==> flow/design.v <==
module Final_AXI_to_APB_Bridge #(
    parameter AXI_ADDR_WIDTH    = 32,
    parameter AXI_DATA_WIDTH    = 32,
    parameter AXI_MAX_BURST_LEN = 8,
    parameter AXI_BURST_WIDTH   = 2,
    parameter AXI_SIZE_WIDTH    = 3,
    parameter APB_ADDR_WIDTH    = 32,
    parameter APB_DATA_WIDTH    = 32
)(
    input  [AXI_ADDR_WIDTH-1:0]    AWADDR,
    input  [AXI_BURST_WIDTH-1:0]   AWBURST,
    input  [AXI_MAX_BURST_LEN-1:0] AWLEN,
    input                          AWVALID,
    output                         AWREADY,
    input  [AXI_ADDR_WIDTH-1:0]    ARADDR,
    input  [AXI_BURST_WIDTH-1:0]   ARBURST,
    input  [AXI_MAX_BURST_LEN-1:0] ARLEN,
    input                          ARVALID,
    output                         ARREADY,
    input  [AXI_DATA_WIDTH-1:0]    WDATA,
    input                          WVALID,
    input                          WLAST,
    input  [AXI_DATA_WIDTH/8-1:0]  WSTRB,
    output                         WREADY,
    output [AXI_DATA_WIDTH-1:0]    RDATA,
    output [1:0]                   RRESP,
    output                         RVALID,
    output                         RLAST,
    input                          RREADY,
    output [1:0]                   BRESP,
    output                         BVALID,
    input                          BREADY,
    input                          ACLK,
    input                          ARESETn,
    output [APB_ADDR_WIDTH-1:0]    PADDR,
    output                         PWRITE,
    output                         PSEL1,
    output                         PSEL2,
    output                         PSEL3,
    output                         PSEL4,
    output                         PENABLE,
    output [APB_DATA_WIDTH-1:0]    PWDATA,
    input  [APB_DATA_WIDTH-1:0]    PRDATA,
    input                          PREADY
);
    localparam [12:0] IDLE_WRITE        = 13'b0000000000001;
    localparam [12:0] READ_SETUP_M      = 13'b0000000000010;
    localparam [12:0] READ_SETUP_S      = 13'b0000000000100;
    localparam [12:0] READ_ACCESS_S     = 13'b0000000001000;
    localparam [12:0] READ_PREACCESS_M  = 13'b0000000010000;
    localparam [12:0] READ_ACCESS_M     = 13'b0000000100000;
    localparam [12:0] WRITE_SETUP_M     = 13'b0000001000000;
    localparam [12:0] WRITE_PREACCESS_M = 13'b0000010000000;
    localparam [12:0] WRITE_ACCESS_M    = 13'b0000100000000;
    localparam [12:0] WRITE_TERMINATE   = 13'b0001000000000;
    localparam [12:0] WRITE_SETUP_S     = 13'b0010000000000;
    localparam [12:0] WRITE_ACCESS_S    = 13'b0100000000000;
    localparam [12:0] IDLE_READ         = 13'b1000000000000;
    localparam READ_PRIORITY  = 1'b0;
    localparam WRITE_PRIORITY = 1'b1;
    reg  [12:0] current_state_write, next_state_write;
    reg  [12:0] current_state_read,  next_state_read;
    reg         current_arbiter_state, next_arbiter_state;
    reg  [AXI_MAX_BURST_LEN:0] Length_Of_Burst_Subordinate_write, Length_Of_Burst_Subordinate_write_next;
    reg  [AXI_MAX_BURST_LEN:0] Length_Of_Burst_Manager_write,     Length_Of_Burst_Manager_write_next;
    reg  [AXI_ADDR_WIDTH-1:0]  Address_Hold_Reg_write,            Address_Hold_Reg_write_next;
    reg  [AXI_ADDR_WIDTH-1:0]  Memory_Aligner_write,              Memory_Aligner_write_next;
    reg  [AXI_DATA_WIDTH-1:0]  write_buf;         
    reg  [APB_DATA_WIDTH-1:0]  pwdata_q, pwdata_c;
    reg                        wen_q, wen_c;      
    reg  [AXI_MAX_BURST_LEN:0] Length_Of_Burst_Subordinate_read, Length_Of_Burst_Subordinate_read_next;
    reg  [AXI_MAX_BURST_LEN:0] Length_Of_Burst_Manager_read,     Length_Of_Burst_Manager_read_next;
    reg  [AXI_ADDR_WIDTH-1:0]  Address_Hold_Reg_read,            Address_Hold_Reg_read_next;
    reg  [APB_DATA_WIDTH-1:0]  read_buf;          
    reg  [AXI_DATA_WIDTH-1:0]  rdata_q, rdata_c;
    reg                        ren_q, ren_c;      
    reg                        last_q, last_c;
    always @(*) begin
        next_arbiter_state = current_arbiter_state;
        case (current_arbiter_state)
            WRITE_PRIORITY: if (AWVALID && !ARVALID) next_arbiter_state = READ_PRIORITY;
            READ_PRIORITY:  if (ARVALID && !AWVALID) next_arbiter_state = WRITE_PRIORITY;
        endcase
    end
    wire addr_conflict = (AWADDR == ARADDR) ||
                         ((AWADDR <= 50) && (ARADDR <= 50)) ||
                         ((AWADDR >= 51) && (ARADDR >= 51) && (AWADDR <= 10) && (ARADDR <= 100)) ||
                         ((AWADDR >= 101) && (ARADDR >= 101) && (AWADDR <= 150) && (ARADDR <= 150)) ||
                         ((AWADDR >= 151) && (ARADDR >= 151) && (AWADDR <= 200) && (ARADDR <= 200));
    always @(posedge ACLK or negedge ARESETn) begin
        if (!ARESETn) begin
            current_arbiter_state             <= WRITE_PRIORITY;
            current_state_write               <= IDLE_WRITE;
            current_state_read                <= IDLE_READ;
            Length_Of_Burst_Manager_read      <= 0;
            Length_Of_Burst_Subordinate_read  <= 0;
            Length_Of_Burst_Manager_write     <= 0;
            Length_Of_Burst_Subordinate_write <= 0;
            Address_Hold_Reg_write            <= 0;
            Address_Hold_Reg_read             <= 0;
            Memory_Aligner_write              <= 0;
            wen_q                             <= 1'b0;
            ren_q                             <= 1'b0;
            last_q                            <= 1'b0;
        end else begin
            current_arbiter_state <= next_arbiter_state;
            if (current_arbiter_state == WRITE_PRIORITY && addr_conflict)
                current_state_write <= IDLE_WRITE;
            else
                current_state_write <= next_state_write;
            current_state_read                <= next_state_read;
            Length_Of_Burst_Manager_read      <= Length_Of_Burst_Manager_read_next;
            Length_Of_Burst_Subordinate_read  <= Length_Of_Burst_Subordinate_read_next;
            Length_Of_Burst_Manager_write     <= Length_Of_Burst_Manager_write_next;
            Length_Of_Burst_Subordinate_write <= Length_Of_Burst_Subordinate_write_next;
            Address_Hold_Reg_write            <= Address_Hold_Reg_write_next;
            Address_Hold_Reg_read             <= Address_Hold_Reg_read_next;
            Memory_Aligner_write              <= Memory_Aligner_write_next;
            wen_q                             <= wen_c;
            ren_q                             <= ren_c;
            last_q                            <= last_c;
        end
    end
    always @(posedge ACLK) begin
        pwdata_q <= pwdata_c;
        rdata_q  <= rdata_c;
        if (current_state_write == WRITE_ACCESS_M && Length_Of_Burst_Manager_write != 0)
            write_buf <= WDATA;
        if (current_state_read == READ_ACCESS_S && Length_Of_Burst_Subordinate_read != 0)
            read_buf <= PRDATA;
    end
    always @(*) begin
        next_state_write                       = current_state_write;
        Address_Hold_Reg_write_next            = Address_Hold_Reg_write;
        Length_Of_Burst_Manager_write_next     = Length_Of_Burst_Manager_write;
        Length_Of_Burst_Subordinate_write_next = Length_Of_Burst_Subordinate_write;
        Memory_Aligner_write_next              = Memory_Aligner_write;
        pwdata_c                               = pwdata_q;
        wen_c                                  = wen_q;
        case (current_state_write)
            IDLE_WRITE: begin
                pwdata_c                               = 0;
                wen_c                                  = 1'b0;
                Address_Hold_Reg_write_next            = 0;
                Length_Of_Burst_Manager_write_next     = 0;
                Length_Of_Burst_Subordinate_write_next = 0;
                Memory_Aligner_write_next              = 0;
                next_state_write = AWVALID ? WRITE_SETUP_M : IDLE_WRITE;
            end
            WRITE_SETUP_M: begin
                if (AWVALID) begin
                    Address_Hold_Reg_write_next            = AWADDR;
                    Length_Of_Burst_Subordinate_write_next = AWLEN + 1;
                    Length_Of_Burst_Manager_write_next     = AWLEN + 1;
                    Memory_Aligner_write_next              = AWADDR;
                    next_state_write = WRITE_PREACCESS_M;
                end else
                    next_state_write = IDLE_WRITE;
            end
            WRITE_PREACCESS_M: begin
                next_state_write = WVALID ? WRITE_ACCESS_M : WRITE_PREACCESS_M;
            end
            WRITE_ACCESS_M: begin
                if (Length_Of_Burst_Manager_write != 0) begin
                    if (WLAST || Length_Of_Burst_Manager_write == 1)
                        next_state_write = WRITE_TERMINATE;
                    else
                        next_state_write = WRITE_SETUP_S;
                    case (AWBURST)
                        2'b00: Address_Hold_Reg_write_next = AWADDR;
                        2'b01: Address_Hold_Reg_write_next = Address_Hold_Reg_write + 4;
                        2'b10: begin
                            Address_Hold_Reg_write_next = Address_Hold_Reg_write + 4;
                            if (Address_Hold_Reg_write >= AWADDR + AWLEN*4)
                                Address_Hold_Reg_write_next = AWADDR;
                        end
                        default: Address_Hold_Reg_write_next = AWADDR;
                    endcase
                    Length_Of_Burst_Manager_write_next = Length_Of_Burst_Manager_write - 1;
                end else
                    next_state_write = WRITE_TERMINATE;
            end
            WRITE_TERMINATE: begin
                next_state_write = BREADY ? WRITE_SETUP_S : WRITE_TERMINATE;
            end
            WRITE_SETUP_S: begin
                next_state_write = WRITE_ACCESS_S;
                pwdata_c         = write_buf;
                wen_c            = 1'b1;
            end
            WRITE_ACCESS_S: begin
                if (PREADY && Length_Of_Burst_Subordinate_write != 0) begin
                    if (Length_Of_Burst_Subordinate_write == 1)
                        next_state_write = IDLE_WRITE;
                    else
                        next_state_write = WRITE_ACCESS_M;
                    case (AWBURST)
                        2'b01: Memory_Aligner_write_next = Memory_Aligner_write + 4;
                        2'b10: begin
                            Memory_Aligner_write_next = Memory_Aligner_write + 4;
                            if (Memory_Aligner_write >= AWADDR + AWLEN*2)
                                Memory_Aligner_write_next = AWADDR;
                        end
                        default: Memory_Aligner_write_next = Memory_Aligner_write;
                    endcase
                    Length_Of_Burst_Subordinate_write_next = Length_Of_Burst_Subordinate_write - 1;
                end
            end
            default: next_state_write = IDLE_WRITE;
        endcase
    end
    always @(*) begin
        next_state_read                       = current_state_read;
        Address_Hold_Reg_read_next            = Address_Hold_Reg_read;
        Length_Of_Burst_Subordinate_read_next = Length_Of_Burst_Subordinate_read;
        Length_Of_Burst_Manager_read_next     = Length_Of_Burst_Manager_read;
        rdata_c                               = rdata_q;
        ren_c                                 = ren_q;
        last_c                                = last_q;
        case (current_state_read)
            IDLE_READ: begin
                rdata_c                               = 0;
                ren_c                                 = ARVALID;
                last_c                                = 1'b0;
                Address_Hold_Reg_read_next            = 0;
                Length_Of_Burst_Subordinate_read_next = 0;
                Length_Of_Burst_Manager_read_next     = 0;
                next_state_read = ARVALID ? READ_SETUP_M : IDLE_READ;
            end
            READ_SETUP_M: begin
                if (ARVALID) begin
                    Address_Hold_Reg_read_next            = ARADDR;
                    Length_Of_Burst_Subordinate_read_next = ARLEN + 1;
                    Length_Of_Burst_Manager_read_next     = ARLEN + 1;
                    next_state_read = READ_SETUP_S;
                end else
                    next_state_read = IDLE_READ;
            end
            READ_SETUP_S: begin
                next_state_read = PREADY ? READ_ACCESS_S : READ_SETUP_S;
            end
            READ_ACCESS_S: begin
                if (Length_Of_Burst_Subordinate_read != 0) begin
                    case (ARBURST)
                        2'b01: Address_Hold_Reg_read_next = Address_Hold_Reg_read + 4;
                        2'b10: begin
                            Address_Hold_Reg_read_next = Address_Hold_Reg_read + 4;
                            if (Address_Hold_Reg_read >= ARADDR + ARLEN*2)
                                Address_Hold_Reg_read_next = ARADDR;
                        end
                        default: Address_Hold_Reg_read_next = Address_Hold_Reg_read;
                    endcase
                    Length_Of_Burst_Subordinate_read_next = Length_Of_Burst_Subordinate_read - 1;
                    next_state_read = READ_PREACCESS_M;
                end else
                    next_state_read = READ_ACCESS_M;
            end
            READ_PREACCESS_M: begin
                next_state_read = RREADY ? READ_ACCESS_M : READ_PREACCESS_M;
            end
            READ_ACCESS_M: begin
                if (Length_Of_Burst_Manager_read != 0) begin
                    if (Length_Of_Burst_Manager_read == 1) begin
                        last_c          = 1'b1;
                        next_state_read = IDLE_READ;
                    end else
                        next_state_read = READ_ACCESS_S;
                    rdata_c = read_buf;
                    Length_Of_Burst_Manager_read_next = Length_Of_Burst_Manager_read - 1;
                end else
                    next_state_read = IDLE_READ;
            end
            default: next_state_read = IDLE_READ;
        endcase
    end
    wire apb_active = (current_state_read  == READ_SETUP_S)  ||
                      (current_state_read  == READ_ACCESS_M) ||
                      (current_state_read  == READ_ACCESS_S) ||
                      (current_state_write == WRITE_SETUP_S) ||
                      (current_state_write == WRITE_ACCESS_S);
    wire sel_on = !last_c && apb_active;
    wire write_apb = (current_state_write == WRITE_ACCESS_S) || (current_state_write == WRITE_SETUP_S);
    assign ARREADY = (current_state_read == READ_SETUP_M);
    assign PADDR   = ((wen_c || (ren_c && write_apb)) && (current_state_read != READ_ACCESS_M)) ?
                     Memory_Aligner_write : Address_Hold_Reg_read;
    assign PSEL1   = sel_on && ((Address_Hold_Reg_write <= 50) || (Address_Hold_Reg_read <= 50));
    assign PSEL2   = sel_on && ((Address_Hold_Reg_write >= 51  && Address_Hold_Reg_write <= 100) ||
                                (Address_Hold_Reg_read  >= 51  && Address_Hold_Reg_read  <= 100));
    assign PSEL3   = sel_on && ((Address_Hold_Reg_write >= 101 && Address_Hold_Reg_write <= 150) ||
                                (Address_Hold_Reg_read  >= 101 && Address_Hold_Reg_read  <= 150));
    assign PSEL4   = sel_on && ((Address_Hold_Reg_write >= 151 && Address_Hold_Reg_write <= 200) ||
                                (Address_Hold_Reg_read  >= 151 && Address_Hold_Reg_read  <= 200));
    assign PWRITE  = write_apb;
    assign PENABLE = (current_state_read == READ_ACCESS_S) || (current_state_write == WRITE_ACCESS_S);
    assign PWDATA  = pwdata_c;
    assign RDATA   = rdata_c;
    assign RRESP   = last_c ? 2'd0 : 2'd1;
    assign RLAST   = (RRESP != 2'd0) && last_c && RREADY;
    assign RVALID  = (current_state_read == READ_ACCESS_M);
    assign AWREADY = (current_state_write == WRITE_SETUP_M);
    assign WREADY  = (current_state_write == WRITE_ACCESS_M);
    assign BVALID  = (current_state_write == WRITE_TERMINATE);
    assign BRESP   = (current_state_write == WRITE_TERMINATE) ? 2'd0 : 2'd1;
endmodule
# [From RTL to reports: Final_AXI_to_APB_Bridge]
# The steps from the RTL of Final_AXI_to_APB_Bridge to its reports follow in flow order.
# Lines are those of the file above, counted from 1.
# Cell names lack the library's common part.
# The mark -- stands for no value.
[inputs] top="Final_AXI_to_APB_Bridge" clock="ACLK" lib="sky130hd" pvt_corner="tt_025C_1v80"

# [After elaboration]
# Yosys after proc, flatten, opt, wreduce and memory -nomap, before mapping. Memory bits, and registers merged into a memory's read port (data or address), are not among the register bits. Print and check cells are not counted. Equal cells are merged and count once.
[op_classes] addsub=12 multipliers=0 div=0 n_cmp=31 eq_ne=31 shifts=0 muxes=56 n_logic=1 reduce_logical=65
[ops] operator="32-bit 2-to-1 mux" count=10
[ops] operator="32-bit parallel mux with 2-bit select" count=5
[ops] operator="32-bit parallel mux with 3-bit select" count=3
[ops] operator="32-bit by 8-bit less-or-equal comparator with 1-bit output with constant B" count=8
[ops] operator="32-bit by 6-bit greater-or-equal comparator with 1-bit output with constant B" count=4
[ops] operator="32-bit by 6-bit less-or-equal comparator with 1-bit output with constant B" count=4
[ops] operator="32-bit by 7-bit greater-or-equal comparator with 1-bit output with constant B" count=4
[ops] operator="32-bit by 8-bit greater-or-equal comparator with 1-bit output with constant B" count=4
[ops] operator="9-bit parallel mux with 3-bit select" count=4
[ops] operator="32-bit by 3-bit adder with 32-bit output with constant B" count=3
[ops] operator="32-bit greater-or-equal comparator" count=3
[ops] operator="32-bit by 7-bit less-or-equal comparator with 1-bit output with constant B" count=3
[ops] operator="13-bit parallel mux with 7-bit select" count=1
[ops] operator="13-bit parallel mux with 6-bit select" count=1
[ops] operator="13-bit 2-to-1 mux" count=6
[ops] operator="9-bit 2-to-1 mux" count=8
[ops] operator="32-bit by 9-bit adder with 32-bit output" count=2
[ops] operator="9-bit by 1-bit subtractor with 9-bit output with constant B" count=4
[ops] operator="9-bit nonzero test" count=4
[ops] operator="11-bit 2-to-1 mux" count=3
[ops] operator="32-bit by 10-bit adder with 32-bit output" count=1
[ops] operator="32-bit equality test" count=1
[ops] operator="32-bit by 4-bit less-or-equal comparator with 1-bit output with constant B" count=1
[ops] operator="1-bit logical AND" count=31
[ops] operator="9-bit by 1-bit equality test with 1-bit output with constant B" count=3
[ops] operator="8-bit by 1-bit adder with 9-bit output with constant B" count=2
[ops] operator="1-bit logical OR" count=16
[ops] operator="13-bit by 1-bit equality test with 1-bit output with constant B" count=1
# Other operator kinds: 29; their cells: 56.
[bits] ff_bits=290 latch_bits=0 ramBits=0 rom_bits=0 clocked_rd_ports_x_width=0 mem_count=0 in_bits=161 output_inout_bits=112 word_cells=213

# [Logic depth]
# Yosys ltp: most cells in a row. Word level: on the elaborated netlist, between registers, memories and ports. Mapped: between sequential cells and ports; inverters and the memories' decode and read muxes count.
[logic_depth] ltp_word=9 ABC_AREA=0 depth_mapped=21 depth_no_buf=19

# [Synthesis result]
# The flow's flattened synthesis, as Yosys stat reports it; memories are mapped. The netlist is that of the ABC_AREA named above (0 if unset); the other value can give another one.
# Totals and module areas in this step are rounded.
[types] cell="dfrtp_1" count=146 type_area_um2=3.65E+03
[types] cell="edfxtp_1" count=64 type_area_um2=1.92E+03
[types] cell="ha_1" count=142 type_area_um2=1.78E+03
[types] cell="dfxtp_1" count=64 type_area_um2=1.28E+03
[types] cell="nand2_1" count=228 type_area_um2=855.821
[types] cell="xnor2_1" count=81 type_area_um2=709.43
[types] cell="a221o_1" count=59 type_area_um2=590.566
[types] cell="a22o_1" count=66 type_area_um2=578.054
[types] cell="xor2_1" count=64 type_area_um2=560.538
[types] cell="a21oi_1" count=108 type_area_um2=540.518
[types] cell="o21ai_0" count=97 type_area_um2=485.466
[types] cell="nor2_1" count=128 type_area_um2=480.461
[types] cell="nand3_1" count=94 type_area_um2=470.451
[types] cell="nor3_1" count=76 type_area_um2=380.365
[types] cell="mux2_2" count=30 type_area_um2=337.824
[types] cell="clkbuf_1" count=89 type_area_um2=334.07
[types] cell="nand4_1" count=52 type_area_um2=325.312
[types] cell="a21o_1" count=36 type_area_um2=270.259
# Other cell types: 65; their cells: 488.
[mapped] stdcells=2112 synth_area_um2=19000 ff_cells=277 buf_cells=127

# [Worst setup path after synthesis]
# Path of least setup slack by OpenSTA after synthesis, without wires, with an ideal clock, recovery checks aside; 20% of the period is set as input and as output delay. Where synthesis merged equal registers, the netlist keeps one of their names.
[synth_timing] kind="input to register" from="input port ARADDR[1]" to="register Address_Hold_Reg_read[23]" tclk_ns=6.0 input_delay_ns=1.200 setup_time_ns=0.064 t_first_pin_ns=1.200 arrival_time_ns=5.111 required_time_ns=5.936 setup_slack_ns=0.825 path_delay_ns=3.975 path_stages=21 path_buffers=2 synth_period_reached_ns=5.175
# "path_delay_ns" = arrival - input delay + setup time.
# "path_stages" counts driving pins, that of a launching flip-flop among them; a cell with two outputs on the path counts twice.
# "synth_period_reached_ns" is the clock period less the worst setup slack; recovery checks do not enter. This is arithmetic on one report: input and output delays are still those of the set period (20% each).
# The rows between start and end are the longest chain of elaborated cells between them; the timing report does not say that the signal goes this way. Where chains are equally long, one stands for them.
# A line is the first line of the expression or statement that the cell stems from. Yosys adds cells for indexed reads and writes and turns some case tables into memories.
[synth_via] cell_sequence="ha_1 > fa_1 > a21o_1 > a21oi_1 > o21bai_1 > a21oi_1 > o21ai_0 > and2_1 > clkbuf_1 > nand2_1 > xor2_1 > ha_1 > a21o_1 > a21o_1 > a221oi_1 > o32ai_1 > a211oi_2 > nand2_1 > buf_2 > o311ai_1 > a21o_1" elab_chain_len=6 cells_between=6 cone_lines=4 classes_between="add/sub: 1; compare: 1; mux: 4"
[synth_rtl] element="start, declared" line_no=15 source="input  [AXI_ADDR_WIDTH-1:0]    ARADDR,"
[synth_rtl] element="32-bit by 9-bit adder with 32-bit output" line_no=248 source="if (Address_Hold_Reg_read >= ARADDR + ARLEN*2)"
[synth_rtl] element="32-bit greater-or-equal comparator" line_no=248
[synth_rtl] element="32-bit 2-to-1 mux" line_no=248
[synth_rtl] element="32-bit parallel mux with 2-bit select" line_no=244 source="case (ARBURST)"
[synth_rtl] element="32-bit 2-to-1 mux" line_no=243 source="if (Length_Of_Burst_Subordinate_read != 0) begin"
[synth_rtl] element="32-bit parallel mux with 3-bit select" line_no=220 source="case (current_state_read)"
[synth_rtl] element="end, assigned" line_no=100 source="Address_Hold_Reg_read             <= 0;"
[synth_rtl] element="end, assigned" line_no=117 source="Address_Hold_Reg_read             <= Address_Hold_Reg_read_next;"
[synth_rtl] element="end, declared" line_no=73 source="reg  [AXI_ADDR_WIDTH-1:0]  Address_Hold_Reg_read,            Address_Hold_Reg_read_next;"

# [Timing after layout]
# Path of least setup slack in the final report of flow run A (OpenROAD, finished layout, wires in). Where an end is a register, its clock arrival counts in the times.
[layout_timing] kind="input to register" from="input port AWLEN[0]" to="register Address_Hold_Reg_write[19]" tclk_ns=5.82 input_delay_ns=1.16 setup_time_ns=0.06 t_first_pin_ns=1.16 arrival_time_ns=5.60 required_time_ns=6.30 setup_slack_ns=0.70 path_stages=23 path_buffers=5
# The rows between start and end are the longest chain of elaborated cells between them; the timing report does not say that the signal goes this way. Where chains are equally long, one stands for them.
[layout_via] cell_sequence="clkdlybuf4s50_1 > ha_2 > fa_2 > a21o_1 > a21oi_2 > o21bai_1 > a21oi_2 > o21ai_1 > buf_4 > and3_1 > nand3_1 > xor2_1 > ha_1 > nand4_1 > nor4_2 > buf_4 > a22oi_1 > nand2_2 > o41a_1 > buf_6 > buf_4 > a211oi_1 > a221o_1" elab_chain_len=6 cells_between=6 cone_lines=4 classes_between="add/sub: 1; compare: 1; mux: 4"
[layout_rtl] element="start, declared" line_no=12 source="input  [AXI_MAX_BURST_LEN-1:0] AWLEN,"
[layout_rtl] element="32-bit by 10-bit adder with 32-bit output" line_no=174 source="if (Address_Hold_Reg_write >= AWADDR + AWLEN*4)"
[layout_rtl] element="32-bit greater-or-equal comparator" line_no=174
[layout_rtl] element="32-bit 2-to-1 mux" line_no=174
[layout_rtl] element="32-bit parallel mux with 2-bit select" line_no=169 source="case (AWBURST)"
[layout_rtl] element="32-bit 2-to-1 mux" line_no=164 source="if (Length_Of_Burst_Manager_write != 0) begin"
[layout_rtl] element="32-bit parallel mux with 3-bit select" line_no=140 source="case (current_state_write)"
[layout_rtl] element="end, assigned" line_no=99 source="Address_Hold_Reg_write            <= 0;"
[layout_rtl] element="end, assigned" line_no=116 source="Address_Hold_Reg_write            <= Address_Hold_Reg_write_next;"
[layout_rtl] element="end, declared" line_no=66 source="reg  [AXI_ADDR_WIDTH-1:0]  Address_Hold_Reg_write,            Address_Hold_Reg_write_next;"

# Settings and measured results of 4 stored flow runs for module Final_AXI_to_APB_Bridge (sky130hd), not sorted in any way. The constraints put input and output delay at 20% of the set period each and load the outputs with 0.01 pF.
# By "timing.achieved_period_ns" is meant the clock period of the run minus its worst setup slack. This is arithmetic on one report: input and output delays are still those of the set period (20% each).
# "critical_path_time_ns": the worst setup path's part of the clock period (all of it between registers, 20% less for each end at a port) less its slack. A launch clock that arrives late makes it longer, a capture clock that arrives late makes it shorter.
# "power_total_w": no workload was simulated; the value follows from the tool's default switching activity.
# Results are given in rounded form.
run="flow run A" settings CORE_UTILIZATION=40 PLACE_DENSITY=0.6 SETUP_SLACK_MARGIN=0.57 period_ns=5.82 CAP_MARGIN=20 CORE_MARGIN=2 SLEW_MARGIN=20
run="flow run A" results yosys_chip_area_um2=19000 total_negative_slack_ns=0.000 dieArea_um2=49400 utilization_pct=53.3 timing.achieved_period_ns=5.117 fin_ws_ns=0.703 power_total_w=0.0107 critical_path_time_ns=3.95 worstPathKind="input to register"
run="flow run B" settings CORE_MARGIN=8 CORE_UTILIZATION=40 CTS_CLUSTER_SIZE=31 PLACE_DENSITY=0.6 SLEW_MARGIN=10 TNS_END_PERCENT=80 period_ns=6.0 CAP_MARGIN=20
run="flow run B" results yosys_chip_area_um2=19000 total_negative_slack_ns=0.000 dieArea_um2=54800 utilization_pct=51.0 timing.achieved_period_ns=5.553 fin_ws_ns=0.447 power_total_w=0.0102 critical_path_time_ns=4.35 worstPathKind="input to register"
run="flow run C" settings CELL_PAD_IN_SITES_DETAIL_PLACEMENT=2 CELL_PAD_IN_SITES_GLOBAL_PLACEMENT=3 CORE_ASPECT_RATIO=0.5 CORE_UTILIZATION=49 GPL_TIMING_DRIVEN=0 SLEW_MARGIN=30 period_ns=6.75 CAP_MARGIN=20 CORE_MARGIN=2
run="flow run C" outcome="not finished: placement ended with error GPL-0301"
run="flow run D" settings CELL_PAD_IN_SITES_DETAIL_PLACEMENT=1 CELL_PAD_IN_SITES_GLOBAL_PLACEMENT=1 CORE_MARGIN=6 CORE_UTILIZATION=18 CTS_CLUSTER_SIZE=42 GPL_ROUTABILITY_DRIVEN=1 HOLD_SLACK_MARGIN=0.24 MAX_ROUTING_LAYER="met5" MIN_ROUTING_LAYER="met2" SETUP_SLACK_MARGIN=0.86 SLEW_MARGIN=25 period_ns=4.66 CAP_MARGIN=20
run="flow run D" results yosys_chip_area_um2=19000 total_negative_slack_ns=0.000 dieArea_um2=114000 utilization_pct=28.2 timing.achieved_period_ns=4.515 fin_ws_ns=0.145 power_total_w=0.0154 critical_path_time_ns=3.58 worstPathKind="input to register"
